==> flow/design.v <==
module key(
    input clk, rst,
    input [3:0] key_in,
    output reg [2:0] key_val
);
    localparam CNT_MAX = 4'd9;  
    reg [3:0] cnt;
    always @(posedge clk or negedge rst) begin
        if (!rst) begin
            cnt <= 4'd0;
        end else begin
            if (key_in[0] && key_in[1] && key_in[2] && key_in[3]) begin
                cnt <= 4'd0;
            end else begin
                cnt <= (cnt == CNT_MAX) ? cnt : (cnt + 1'b1);
            end
        end
    end
    always @(posedge clk or negedge rst) begin
        if (!rst) begin
            key_val <= 3'd0;
        end else if (cnt == CNT_MAX - 1'b1) begin
            if (~key_in[0]) begin
                key_val <= 3'd1;
            end else if (~key_in[1]) begin
                key_val <= 3'd2;
            end else if (~key_in[2]) begin
                key_val <= 3'd3;
            end else if (~key_in[3]) begin
                key_val <= 3'd4;
            end
        end else begin
            key_val <= 3'd0;
        end
    end
endmodule
module seg(
    input clk, rst,
    input [20:0] data,
    output reg [6:0] seg,
    output reg [7:0] sel
);
    localparam  CNT_MAX = 2'd3;  
    localparam  DIGIT0 = 7'b100_0000,
                DIGIT1 = 7'b111_1001,
                DIGIT2 = 7'b010_0100,
                DIGIT3 = 7'b011_0000,
                DIGIT4 = 7'b001_1001,
                DIGIT5 = 7'b001_0010,
                DIGIT6 = 7'b000_0010,
                DIGIT7 = 7'b111_1000,
                DIGIT8 = 7'b000_0000,
                DIGIT9 = 7'b001_0000,
                DASH   = 7'b011_1111;
    reg [1:0] cnt;
    reg [2:0] idx;
    always @(posedge clk or negedge rst) begin
        if (!rst) begin
            cnt <= 2'd0;
            idx <= 3'd0;
            sel <= 8'b1111_1111;
        end else begin
            sel <= ~(1'b1 << idx);
            if (cnt == CNT_MAX) begin  
                cnt <= 2'd0;
                idx <= (idx == 3'd7) ? 3'd0 : (idx + 1'b1);  
            end else begin
                cnt <= cnt + 1'b1;
            end
        end
    end
    reg [6:0] digit;
    always @(*) begin
        case (idx)
            3'd0: digit = data[6:0] % 4'd10;
            3'd1: digit = data[6:0] / 4'd10;
            3'd2: digit = 4'd10;
            3'd3: digit = data[13:7] % 4'd10;
            3'd4: digit = data[13:7] / 4'd10;
            3'd5: digit = 4'd10;
            3'd6: digit = data[20:14] % 4'd10;
            3'd7: digit = data[20:14] / 4'd10;
            default: ;
        endcase
        case (digit)
            4'd0: seg = DIGIT0;
            4'd1: seg = DIGIT1;
            4'd2: seg = DIGIT2;
            4'd3: seg = DIGIT3;
            4'd4: seg = DIGIT4;
            4'd5: seg = DIGIT5;
            4'd6: seg = DIGIT6;
            4'd7: seg = DIGIT7;
            4'd8: seg = DIGIT8;
            4'd9: seg = DIGIT9;
            4'd10: seg = DASH;
            default: seg = 7'dx;
        endcase
    end
endmodule
module clock (
    input clk, rst,
    input [2:0] key_val,
    output reg [20:0] data,
    output reg [2:0] led
);
    localparam  S1 = 3'd1,
                S2 = 3'd2,
                S3 = 3'd3,
                S4 = 3'd4;
    localparam  RUNNING = 1'b0,
                SETTING = 1'b1;
    reg current_state, next_state;
    always @(posedge clk or negedge rst) begin
        if (!rst) begin
            current_state <= RUNNING;
        end else begin
            current_state <= next_state;
        end
    end
    always @(*) begin
        next_state = current_state;
        case (current_state)
            RUNNING: begin
                if (key_val == S2) begin
                    next_state = SETTING;
                end else begin
                    next_state = RUNNING;
                end
            end
            SETTING: begin
                if (key_val == S4) begin
                    next_state = RUNNING;
                end else begin
                    next_state = SETTING;
                end
            end
            default: begin ; end
        endcase
    end
    reg [9:0] cnt;
    localparam CNT_MAX = 10'd999;  
    reg [1:0] choice;
    localparam  SEC     = 2'b00,
                MIN     = 2'b01,
                HOUR    = 2'b11;
    always @(posedge clk or negedge rst) begin
        if (!rst) begin
            data <= 21'd0;
            cnt <= 10'd0;
        end else begin
            case (current_state)
                RUNNING: begin
                    if (cnt == CNT_MAX) begin
                        cnt <= 10'd0;
                        if (data[5:0] == 6'd59) begin
                            data[5:0] <= 6'd0;
                            if (data[12:7] == 6'd59) begin
                                data[12:7] <= 6'd0;
                                if (data[18:14] == 5'd23) begin
                                    data <= 21'd0;
                                end else begin
                                    data[18:14] <= data[18:14] + 1'b1;
                                end
                            end else begin
                                data[12:7] <= data[12:7] + 1'b1;
                            end
                        end else begin
                            data[5:0] <= data[5:0] + 1'b1;
                        end
                    end else begin
                        cnt <= cnt + 1'b1;
                    end
                end
                SETTING: begin
                    cnt <= 10'd0;
                    if (key_val == S3) begin
                        case (choice)
                            SEC: begin
                                data[5:0] <= (data[5:0] == 6'd59) ? 6'd0 : (data[5:0] + 1'b1);
                            end
                            MIN: begin
                                data[12:7] <= (data[12:7] == 6'd59) ? 6'd0 : (data[12:7] + 1'b1);
                            end
                            HOUR: begin
                                data[18:14] <= (data[18:14] == 5'd23) ? 5'd0 : (data[18:14] + 1'b1);
                            end
                            default: begin ; end
                        endcase
                    end
                end
                default: begin ; end
            endcase
        end
    end
    always @(posedge clk or negedge rst) begin
        if (!rst) begin
            choice <= SEC;
        end else begin
            case (current_state)
                RUNNING: begin
                    choice <= SEC;
                end
                SETTING: begin
                    if (key_val == S2) begin
                        case (choice)
                            SEC: begin choice <= MIN; end
                            MIN: begin choice <= HOUR; end
                            HOUR: begin choice <= SEC; end
                            default: begin ; end
                        endcase
                    end
                end
                default: begin ; end
            endcase
        end
    end
    always @(*) begin
        led = 3'b111;
        case (current_state)
            RUNNING: begin
                led = 3'b111;
            end
            SETTING: begin
                case (choice)
                    SEC: begin led = 3'b110; end
                    MIN: begin led = 3'b101; end
                    HOUR: begin led = 3'b011; end
                    default: begin ; end
                endcase
            end
            default: begin ; end
        endcase
    end
endmodule
module stopwatch (
    input clk, rst,
    input [2:0] key_val,
    output reg [20:0] data
);
    localparam  S1 = 3'd1,
                S2 = 3'd2,
                S3 = 3'd3,
                S4 = 3'd4;
    localparam  IDLE    = 2'b00,
                RUNNING = 2'b01,
                PAUSED  = 2'b11;
    reg [1:0] current_state, next_state;
    always @(posedge clk or negedge rst) begin
        if (!rst) begin
            current_state <= IDLE;
        end else begin
            current_state <= next_state;
        end
    end
    always @(*) begin
        next_state = current_state;
        case (current_state)
            IDLE: begin
                if (key_val == S2) begin
                    next_state = RUNNING;
                end else begin
                    next_state = IDLE;
                end
            end
            RUNNING: begin
                if (key_val == S2 ||
                    (data[6:0] == 7'd99 && data[12:7] == 6'd59 && data[20:14] == 7'd99)) begin
                    next_state = PAUSED;
                end else begin
                    next_state = RUNNING;
                end
            end
            PAUSED: begin
                if (key_val == S2) begin
                    next_state = RUNNING;
                end else if (key_val == S3) begin
                    next_state = IDLE;
                end else begin
                    next_state = PAUSED;
                end
            end
            default: begin ; end
        endcase
    end
    reg [3:0] cnt;
    localparam CNT_MAX = 4'd9;  
    always @(posedge clk or negedge rst) begin
        if (!rst) begin
            data <= 21'd0;
            cnt <= 4'd0;
        end else begin
            case (current_state)
                IDLE: begin
                    data <= 21'd0;
                    cnt <= 4'd0;
                end
                RUNNING: begin
                    if (data[6:0] == 7'd99 && data[12:7] == 6'd59 && data[20:14] == 7'd99) begin
                    end else if (cnt == CNT_MAX) begin
                        cnt <= 4'd0;
                        if (data[6:0] == 7'd99) begin
                            data[6:0] <= 7'd0;
                            if (data[12:7] == 6'd59) begin
                                data[12:7] <= 6'd0;
                                data[20:14] <= data[20:14] + 1'b1;
                            end else begin
                                data[12:7] <= data[12:7] + 1'b1;
                            end
                        end else begin
                            data[6:0] <= data[6:0] + 1'b1;
                        end
                    end else begin
                        cnt <= cnt + 1'b1;
                    end
                end
                PAUSED: begin
                end
                default: begin ; end
            endcase
        end
    end
endmodule
module blink(
    input clk, rst, en,
    output reg led
);
    localparam CNT_MAX = 10'd999;  
    reg [9:0] cnt;
    always @(posedge clk or negedge rst) begin
        if (!rst) begin
            cnt <= 10'd0;
            led <= 1'b0;
        end else if (en) begin
            if (cnt == (CNT_MAX >> 1'b1)) begin
                cnt <= 10'd0;
                led <= ~led;
            end else begin
                cnt <= cnt + 1'b1;
            end
        end else begin
            cnt <= 10'd0;
            led <= 1'b0;
        end
    end
endmodule
module buzz(
    input clk, rst, en,
    output buz
);
    localparam CNT_MAX = 3'd7;  
    reg [2:0] cnt;
    always @(posedge clk or negedge rst) begin
        if (!rst) begin
            cnt <= 3'd0;
        end else if (en) begin
            cnt <= (cnt == CNT_MAX) ? 3'd0 : (cnt + 1'b1);
        end else begin
            cnt <= 3'd0;
        end
    end
    assign buz = (cnt <= (CNT_MAX >> 1'b1)) ? 1'b0 : 1'b1;  
endmodule
module timer (
    input clk, rst,
    input [2:0] key_val,
    output reg [20:0] data,
    output reg [2:0] led,
    output buz
);
    localparam  S1 = 3'd1,
                S2 = 3'd2,
                S3 = 3'd3,
                S4 = 3'd4;
    reg en_blink;
    wire led_blink;
    blink u_blink(
        .clk(clk),
        .rst(rst),
        .en(en_blink),
        .led(led_blink)
    );
    reg en_buz;
    reg [9:0] cnt_buz;
    reg [2:0] cnt_repeat;
    localparam REPEATS_MAX = 3'd5;
    buzz u_buzz(
        .clk(clk),
        .rst(rst),
        .en(en_buz),
        .buz(buz)
    );
    localparam  SETTING = 2'b00,
                RUNNING = 2'b01,
                PAUSED = 2'b11,
                TIMEUP = 2'b10;
    reg [1:0] current_state, next_state;
    always @(posedge clk or negedge rst) begin
        if (!rst) begin
            current_state <= SETTING;
        end else begin
            current_state <= next_state;
        end
    end
    always @(*) begin
        next_state = current_state;
        case (current_state)
            SETTING: begin
                if (key_val == S4) begin
                    next_state = RUNNING;
                end else begin
                    next_state = SETTING;
                end
            end
            RUNNING: begin
                if (data == 21'd0) begin
                    next_state = TIMEUP;
                end else begin
                    if (key_val == S4) begin
                        next_state = PAUSED;
                    end else if (key_val == S3) begin
                        next_state = SETTING;
                    end else begin
                        next_state = RUNNING;
                    end
                end
            end
            PAUSED: begin
                if (key_val == S4) begin
                    next_state = RUNNING;
                end else if (key_val == S3) begin
                    next_state = SETTING;
                end else begin
                    next_state = PAUSED;
                end
            end
            TIMEUP: begin
                if (key_val == S4) begin
                    next_state = SETTING;
                end else begin
                    next_state = TIMEUP;
                end
            end
            default: begin ; end
        endcase
    end
    reg [20:0] data_tmp;
    reg [9:0] cnt;
    localparam CNT_MAX = 10'd999;  
    reg [1:0] choice;
    localparam  SEC     = 2'b00,
                MIN     = 2'b01,
                HOUR    = 2'b11;
    always @(posedge clk or negedge rst) begin
        if (!rst) begin
            data <= 21'd0;
            cnt <= 10'd0;
            data_tmp <= 21'd0;
        end else begin
            case (current_state)
                SETTING: begin
                    cnt <= 10'd0;
                    data <= data_tmp;
                    if (key_val == S3) begin
                        case (choice)
                            SEC: begin
                                data[5:0] <= (data[5:0] == 6'd59) ? 6'd0 : (data[5:0] + 1'b1);
                                data_tmp[5:0] <= (data[5:0] == 6'd59) ? 6'd0 : (data[5:0] + 1'b1);
                            end
                            MIN: begin
                                data[12:7] <= (data[12:7] == 6'd59) ? 6'd0 : (data[12:7] + 1'b1);
                                data_tmp[12:7] <= (data[12:7] == 6'd59) ? 6'd0 : (data[12:7] + 1'b1);
                            end
                            HOUR: begin
                                data[18:14] <= (data[18:14] == 5'd23) ? 5'd0 : (data[18:14] + 1'b1);
                                data_tmp[18:14] <= (data[18:14] == 5'd23) ? 5'd0 : (data[18:14] + 1'b1);
                            end
                            default: begin ; end
                        endcase
                    end
                end
                RUNNING: begin
                    if (cnt == CNT_MAX) begin
                        cnt <= 10'd0;
                        if (data[5:0] == 6'd0) begin
                            data[5:0] <= 6'd59;
                            if (data[12:7] == 6'd0) begin
                                data[12:7] <= 6'd59;
                                data[18:14] <= data[18:14] - 1'b1;
                            end else begin
                                data[12:7] <= data[12:7] - 1'b1;
                            end
                        end else begin
                            data[5:0] <= data[5:0] - 1'b1;
                        end
                    end else begin
                        cnt <= cnt + 1'b1;
                    end
                end
                PAUSED: begin
                end
                TIMEUP: begin
                end
                default: begin ; end
            endcase
        end
    end
    always @(posedge clk or negedge rst) begin
        if (!rst) begin
            choice <= SEC;
        end else begin
            case (current_state)
                SETTING: begin
                    if (key_val == S2) begin
                        case (choice)
                            SEC: begin choice <= MIN; end
                            MIN: begin choice <= HOUR; end
                            HOUR: begin choice <= SEC; end
                            default: begin ; end
                        endcase
                    end
                end
                RUNNING: begin
                    choice <= SEC;
                end
                PAUSED: begin
                end
                TIMEUP: begin
                end
                default: begin ; end
            endcase
        end
    end
    always @(*) begin
        led = 3'b111;
        en_blink = 1'b0;
        case (current_state)
            SETTING: begin
                case (choice)
                    SEC: begin led = 3'b110; end
                    MIN: begin led = 3'b101; end
                    HOUR: begin led = 3'b011; end
                    default: begin ; end
                endcase
            end
            RUNNING: begin
                led = 3'b111;
            end
            PAUSED: begin
            end
            TIMEUP: begin
                en_blink = 1'b1;
                led = {2'b11, led_blink};
            end
            default: begin ; end
        endcase
    end
    always @(posedge clk or negedge rst) begin
        if (!rst) begin
            en_buz <= 1'b0;
            cnt_buz <= 10'd0;
            cnt_repeat <= 3'd0;
        end else begin
            case (current_state)
                SETTING: begin
                    en_buz <= 1'b0;
                    cnt_buz <= 10'd0;
                    cnt_repeat <= 3'd0;
                end
                RUNNING: begin
                end
                PAUSED: begin
                end
                TIMEUP: begin
                    if (cnt_repeat < REPEATS_MAX) begin
                        if (cnt_buz <= (CNT_MAX >> 1'b1)) begin
                            en_buz <= 1'b1;
                            cnt_buz <= cnt_buz + 1'b1;
                        end else if (cnt_buz < CNT_MAX) begin
                            en_buz <= 1'b0;
                            cnt_buz <= cnt_buz + 1'b1;
                        end else begin
                            cnt_buz <= 10'd0;
                            cnt_repeat <= cnt_repeat + 1'b1;
                        end
                    end else begin
                        en_buz <= 1'b0;
                    end
                end
                default: begin ; end
            endcase
        end
    end
endmodule
module top(
    input clk, rst,
    input [3:0] key_in,
    output [6:0] seg,
    output [7:0] sel,
    output reg [2:0] led, sel_led,
    output buz
);
    wire [2:0] key_val;
    localparam  S1 = 3'd1,
                S2 = 3'd2,
                S3 = 3'd3,
                S4 = 3'd4;
    key u_key(
        .clk(clk),
        .rst(rst),
        .key_in(key_in),
        .key_val(key_val)
    );
    reg [20:0] data_to_show;
    seg u_seg(
        .clk(clk),
        .rst(rst),
        .seg(seg),
        .sel(sel),
        .data(data_to_show)
    );
    wire [20:0] data_clock, data_stopwatch, data_timer;
    wire [2:0] led_clock, led_timer;
    wire [2:0] key_val_clock, key_val_stopwatch, key_val_timer;
    reg [1:0] current_state, next_state;
    localparam  CLOCK       = 2'b00,
                STOPWATCH   = 2'b01,
                TIMER       = 2'b11;
    assign key_val_clock = (current_state == CLOCK) ? key_val : 3'd0;
    assign key_val_stopwatch = (current_state == STOPWATCH) ? key_val : 3'd0;
    assign key_val_timer = (current_state == TIMER) ? key_val : 3'd0;
    clock u_clock (
        .clk(clk),
        .rst(rst),
        .key_val(key_val_clock),
        .data(data_clock),
        .led(led_clock)
    );
    stopwatch u_stopwatch (
        .clk(clk),
        .rst(rst),
        .key_val(key_val_stopwatch),
        .data(data_stopwatch)
    );
    timer u_timer (
        .clk(clk),
        .rst(rst),
        .key_val(key_val_timer),
        .data(data_timer),
        .led(led_timer),
        .buz(buz)
    );
    always @(posedge clk or negedge rst) begin
        if (!rst) begin
            current_state <= CLOCK;
        end else begin
            current_state <= next_state;
        end
    end
    always @(*) begin
        next_state = current_state;
        case (current_state)
            CLOCK: begin
                if (key_val == S1) begin
                    next_state = STOPWATCH;
                end else begin
                    next_state = CLOCK;
                end
            end
            STOPWATCH: begin
                if (key_val == S1) begin
                    next_state = TIMER;
                end else begin
                    next_state = STOPWATCH;
                end
            end
            TIMER: begin
                if (key_val == S1) begin
                    next_state = CLOCK;
                end else begin
                    next_state = TIMER;
                end
            end
            default: begin ; end
        endcase
    end
    always @(*) begin
        led = 3'b111;
        data_to_show = 20'd0;
        sel_led = 3'b111;
        case (current_state)
            CLOCK: begin
                led = 3'b110;
                data_to_show = data_clock;
                sel_led = led_clock;
            end
            STOPWATCH: begin
                led = 3'b101;
                data_to_show = data_stopwatch;
                sel_led = 3'b111;
            end
            TIMER: begin
                led = 3'b011;
                data_to_show = data_timer;
                sel_led = led_timer;
            end
            default: begin ; end
        endcase
    end
endmodule
# Tool chain data of top
# Tool output for the design above, in the order of the flow.
# Line numbers count from 1 in the design file above.
# Operators carry their Yosys type and port widths (W data, S select, Z words).
# Library cell names are shortened.
# Not given: n/a
[design]
top = "top"
clk_port = "clk"
library = "sky130hd"
corner = "tt_025C_1v80"

# Elaborated design
# Source: Yosys, flattened and elaborated, memories not mapped. Widths are those after wreduce. Registers that Yosys merges into a memory's read port (data or address) are not register bits. Print and check cells do not count. Equal cells are merged and count once.
# Memory sizes are those after Yosys's memory passes, which may raise the word count (mostly to a power of two), join words into wider ones and drop unused or constant bits.
[op_classes]
n_mux = 126
bitwise = 3
add_sub_neg = 22
shifts = 1
n_cmp = 4
n_reduce_logical = 39
eq_ne = 69
div_mod_pow = 6
[ops]
columns = ["cell", "n"]
rows = [
  ["$mux W6", 24],
  ["$div A7 B4 Y7 const B", 3],
  ["$mod A7 B4 Y7 const B", 3],
  ["$mux W10", 7],
  ["$pmux W21 S3", 1],
  ["$mux W5", 12],
  ["$pmux W10 S2", 3],
  ["$pmux W6 S2", 5],
  ["$mux W7", 8],
  ["$pmux W7 S7", 1],
  ["$mux W3", 14],
  ["$add A10 B1 Y10 const B", 4],
  ["$pmux W3 S3", 4],
  ["$add A6 B1 Y6 const B", 5],
  ["$eq A6 B6 Y1 const B", 5],
  ["$pmux W7 S2", 2],
  ["$mux W2", 13],
  ["$ne A2 B1 Y1 const B", 12],
  ["$eq A3 B2 Y1 const B", 8],
  ["$pmux W2 S3", 4],
  ["$logic_not A21 Y1", 1],
  ["$eq A3 B3 Y1 const B", 7],
  ["$eq A10 B10 Y1 const B", 2],
  ["$pmux W5 S2", 2],
  ["$ne A2 B2 Y1 const B", 9],
  ["$pmux W3 S2", 3],
  ["$reduce_and A4 Y1", 4],
  ["$mux W4", 4],
]
# Other operator kinds: 40; their cells: 100.
[bits]
output_inout_bits = 22
ff_bits = 154
mem_count = 1
rom_bits = 112
[mem_list]
columns = ["memory", "words", "word_bits", "read_ports", "write_ports", "line", "source"]
rows = [
  ["(no name shown)", 16, 7, 1, 0, 85, "case (digit)"],
]

# Logic depth
# Yosys ltp: most cells in a row. Word level: on the elaborated netlist, between registers, memories and ports. Mapped: between sequential cells and ports; inverters and the memories' decode and read muxes count.
[logic_depth]
word_depth = 7
abc_area = 0
ltp_mapped = 24
ltp_nobuf = 22

# Netlist
# The flow's flattened synthesis, as Yosys stat reports it; memories are mapped. The netlist is that of the ABC_AREA named above (0 if unset); the other value can give another one.
# The area totals of this step are shown rounded.
[synth_totals]
stdcells = 1140
synth_area_um2 = 9821
seq_area_um2 = 4020
ffs = 160
[types]
columns = ["type", "n", "area_total_um2"]
rows = [
  ["dfrtp_1", 147, 3.68E+03],
  ["nand2_1", 149, 559.286],
  ["ha_1", 44, 550.528],
  ["o21ai_0", 94, 470.451],
  ["nor2_1", 117, 439.171],
  ["dfstp_2", 13, 341.578],
  ["a21oi_1", 68, 340.326],
  ["nand3_1", 61, 305.293],
  ["xnor2_1", 24, 210.202],
  ["mux2_2", 16, 180.173],
  ["xor2_1", 18, 157.651],
  ["and3_1", 25, 156.4],
  ["inv_1", 40, 150.144],
  ["o31ai_1", 19, 142.637],
  ["a222oi_1", 14, 140.134],
  ["nand2b_1", 21, 131.376],
  ["nor3_1", 26, 130.125],
  ["nor2b_1", 20, 125.12],
]
# Other cell types: 60; their cells: 224.
# By module: a second synthesis without flattening, with its own total; a netlist apart from the flattened one above.
[hier_totals]
cells_unflattened = 1212
area_unflattened_um2 = 10920
# Each row is one instance without its submodules.
[by_module]
columns = ["mod", "mod_area_um2", "cells", "instances", "mod_seq_area_um2"]
rows = [
  ["timer", 3955, 450, 1, 1629],
  ["seg", 2092, 241, 1, 335.3],
  ["clock", 1664, 173, 1, 777.0],
  ["stopwatch", 1524, 166, 1, 676.9],
  ["top", 619.3, 80, 1, 76.3],
  ["blink", 554.3, 53, 1, 275.3],
  ["key", 361.6, 37, 1, 175.2],
  ["buzz", 152.6, 12, 1, 75.1],
]

# Timing after synthesis
# Source: OpenSTA report_checks on the synthesized netlist (no wires, ideal clock, input and output delay 20% of the period each), path of least setup slack; recovery checks are left aside. Register names are those of the netlist, which keeps one name where synthesis merged equal registers.
[synth_timing]
path_kind = "reg-to-output"
start = "register u_seg.idx[0]"
end = "output port seg[4]"
t_first_pin_ps = 0
arrival_ps = 3916
tclk_ps = 10000
slack_ps = 4084
output_delay_ps = 2000
driving_pins = 19
delay_ps = 3916
required_ps = 8000
n_path_buf = 1
period_less_setup_slack_ps = 5916
# "delay_ps" is the arrival time less input delay plus setup time.
# A path that ends at an output port has no setup time.
# "driving_pins": output pins that drive a net of the path, with the launching flip-flop's if there is one; two outputs of one cell count as two.
# "period_less_setup_slack_ps" is the clock period less the worst setup slack; recovery checks do not enter. This is arithmetic on one report: input and output delays are still those of the set period (20% each).
# Between the ends stands the longest chain of elaborated cells between them, by number of cells; it is not shown to be the way that was timed. Of several equally long chains one is given.
# Each line given opens the expression or statement behind the cell; cells for indexed reads and writes are added by Yosys, which also makes memories of some case tables.
# The chain passes a memory read, where the word-level depth is cut; so it can be longer than that depth.
[synth_via]
cell_sequence = "dfrtp_1 ha_1 ha_1 buf_2 a221o_1 a211o_1 a311o_1 or2_4 inv_1 ha_1 and3b_1 a32o_1 nor2_1 and2_1 inv_1 ha_1 inv_1 a21oi_1 o31ai_2"
elab_chain_len = 5
cone_cells = 13
classes_between = "7 x eq/ne; 2 x mux; 3 x reduce/logical; 1 x memory"
[synth_rtl]
columns = ["element", "line", "source"]
rows = [
  ["from (decl)", 56, "reg [2:0] idx;"],
  ["from (assign)", 60, "idx <= 3'd0;"],
  ["from (assign)", 66, "idx <= (idx == 3'd7) ? 3'd0 : (idx + 1'b1);"],
  ["$eq A3 B2 Y1", 74, "case (idx)"],
  ["$reduce_or A2 Y1", "n/a", ""],
  ["$pmux W7 S7", 74, ""],
  ["$mem_v2 Z16 W7", 85, "case (digit)"],
  ["$mux W7", 85, ""],
  ["to (decl)", 598, "output [6:0] seg,"],
]

# Path in the finished layout
# From the final timing report of run 2: the path of least setup slack in the routed layout; clock arrival at registers is part of the times.
# The path's times are printed in steps of 10 ps; the period is the one set.
[layout_timing]
path_kind = "reg-to-output"
start = "register u_seg.idx[2]"
end = "output port seg[4]"
arrival_ps = 5420
t_first_pin_ps = 450
output_delay_ps = 2000
slack_ps = 2580
tclk_ps = 10000
driving_pins = 20
required_ps = 8000
n_path_buf = 1
# Between the ends stands the longest chain of elaborated cells between them, by number of cells; it is not shown to be the way that was timed. Of several equally long chains one is given.
# The chain passes a memory read, where the word-level depth is cut; so it can be longer than that depth.
[layout_via]
cell_sequence = "dfrtp_1 inv_1 ha_2 a21oi_1 a221o_1 a211o_1 a311o_1 or2_4 inv_1 ha_1 and3b_1 a32o_1 nor2_1 and2_1 inv_1 ha_1 inv_1 a21oi_1 o31ai_2 clkdlybuf4s50_1"
elab_chain_len = 5
cone_cells = 13
classes_between = "7 x eq/ne; 2 x mux; 3 x reduce/logical; 1 x memory"
[layout_rtl]
columns = ["element", "line", "source"]
rows = [
  ["from (decl)", 56, "reg [2:0] idx;"],
  ["from (assign)", 60, "idx <= 3'd0;"],
  ["from (assign)", 66, "idx <= (idx == 3'd7) ? 3'd0 : (idx + 1'b1);"],
  ["$eq A3 B2 Y1", 74, "case (idx)"],
  ["$reduce_or A2 Y1", "n/a", ""],
  ["$pmux W7 S7", 74, ""],
  ["$mem_v2 Z16 W7", 85, "case (digit)"],
  ["$mux W7", 85, ""],
  ["to (decl)", 598, "output [6:0] seg,"],
]

# top through Yosys and OpenROAD on sky130hd: 5 stored runs, unordered, with their settings and measured results. The constraints put input and output delay at 20% of the set period each and load the outputs with 0.01 pF.
# "clock_period_reached_ps" is the run's clock period less its worst setup slack. It is reckoned from that one timing run; input and output delays stay at 20% of the period that was set.
# "worstPathTime_ps": the worst setup path's part of the clock period (all of it between registers, 20% less for each end at a port) less its slack. A launch clock that arrives late makes it longer, a capture clock that arrives late makes it shorter.
# "power_w" rests on the timing tool's default activity at the inputs, not on a simulated workload.
# "worstPathTime_ps" is known to 10 ps.
# The results are shown rounded.

[[run]]
name = "run 1"
[run.settings]
CAP_MARGIN = 0
CELL_PAD_IN_SITES_DETAIL_PLACEMENT = 2
CELL_PAD_IN_SITES_GLOBAL_PLACEMENT = 1
CORE_MARGIN = 7
CORE_UTILIZATION = 59
CTS_CLUSTER_SIZE = 78
GPL_ROUTABILITY_DRIVEN = 1
GPL_TIMING_DRIVEN = 0
HOLD_SLACK_MARGIN = 0.14
MAX_ROUTING_LAYER = "met4"
MIN_ROUTING_LAYER = "met1"
PLACE_DENSITY_LB_ADDON = 0.02
SETUP_SLACK_MARGIN = 0.01
SLEW_MARGIN = 10
TNS_END_PERCENT = 85
period_ns = 5.72
[run.results]
outcome = "incomplete, placement halted on DPL-0033"

[[run]]
name = "run 2"
[run.settings]
CAP_MARGIN = 5
CELL_PAD_IN_SITES_DETAIL_PLACEMENT = 2
CELL_PAD_IN_SITES_GLOBAL_PLACEMENT = 3
GPL_ROUTABILITY_DRIVEN = 0
PLACE_DENSITY = 0.8
SETUP_SLACK_MARGIN = 2.18
SLEW_MARGIN = 25
period_ns = 10.0
CORE_MARGIN = 2
CORE_UTILIZATION = 40
[run.results]
die_um2 = 25820
finalUtil_frac = 0.456
yosys_chip_area_um2 = 9821
power_w = 0.001412
worstPathTime_ps = 5420
worst_path_kind = "reg-to-output"
setup_ws_ps = 2584
fin_hold_ws_ps = 432
clock_period_reached_ps = 7416
setup_tns_ps = 0
finish.stdcell_area_um2 = 11030

[[run]]
name = "run 3"
[run.settings]
ABC_AREA = 1
CAP_MARGIN = 0
CELL_PAD_IN_SITES_DETAIL_PLACEMENT = 2
CELL_PAD_IN_SITES_GLOBAL_PLACEMENT = 1
CORE_ASPECT_RATIO = 0.81
CORE_MARGIN = 10
CORE_UTILIZATION = 59
CTS_CLUSTER_SIZE = 78
GPL_ROUTABILITY_DRIVEN = 0
GPL_TIMING_DRIVEN = 0
HOLD_SLACK_MARGIN = 0.14
MAX_ROUTING_LAYER = "met4"
MIN_ROUTING_LAYER = "met1"
PLACE_DENSITY_LB_ADDON = 0.02
SETUP_SLACK_MARGIN = 0.01
SLEW_MARGIN = 10
TNS_END_PERCENT = 30
period_ns = 7.35
[run.results]
outcome = "incomplete, placement halted on DPL-0033"

[[run]]
name = "run 4"
[run.settings]
CAP_MARGIN = 5
CELL_PAD_IN_SITES_GLOBAL_PLACEMENT = 3
GPL_ROUTABILITY_DRIVEN = 0
PLACE_DENSITY = 0.8
period_ns = 10.0
CORE_MARGIN = 2
CORE_UTILIZATION = 40
SLEW_MARGIN = 20
[run.results]
die_um2 = 25820
finalUtil_frac = 0.451
yosys_chip_area_um2 = 9821
power_w = 0.001386
worstPathTime_ps = 5950
worst_path_kind = "reg-to-output"
setup_ws_ps = 2047
fin_hold_ws_ps = 421
clock_period_reached_ps = 7953
setup_tns_ps = 0
finish.stdcell_area_um2 = 10900

[[run]]
name = "run 5"
[run.settings]
ABC_AREA = 0
CAP_MARGIN = 0
CORE_MARGIN = 8
CORE_UTILIZATION = 35
CTS_CLUSTER_DIAMETER = 251
CTS_CLUSTER_SIZE = 21
GPL_TIMING_DRIVEN = 1
PLACE_DENSITY_LB_ADDON = 0.27
SETUP_SLACK_MARGIN = 2.13
SLEW_MARGIN = 5
TNS_END_PERCENT = 80
period_ns = 10.6
[run.results]
die_um2 = 33680
finalUtil_frac = 0.396
yosys_chip_area_um2 = 9821
power_w = 0.001297
worstPathTime_ps = 5780
worst_path_kind = "reg-to-output"
setup_ws_ps = 2702
fin_hold_ws_ps = 435
clock_period_reached_ps = 7898
setup_tns_ps = 0
finish.stdcell_area_um2 = 10980
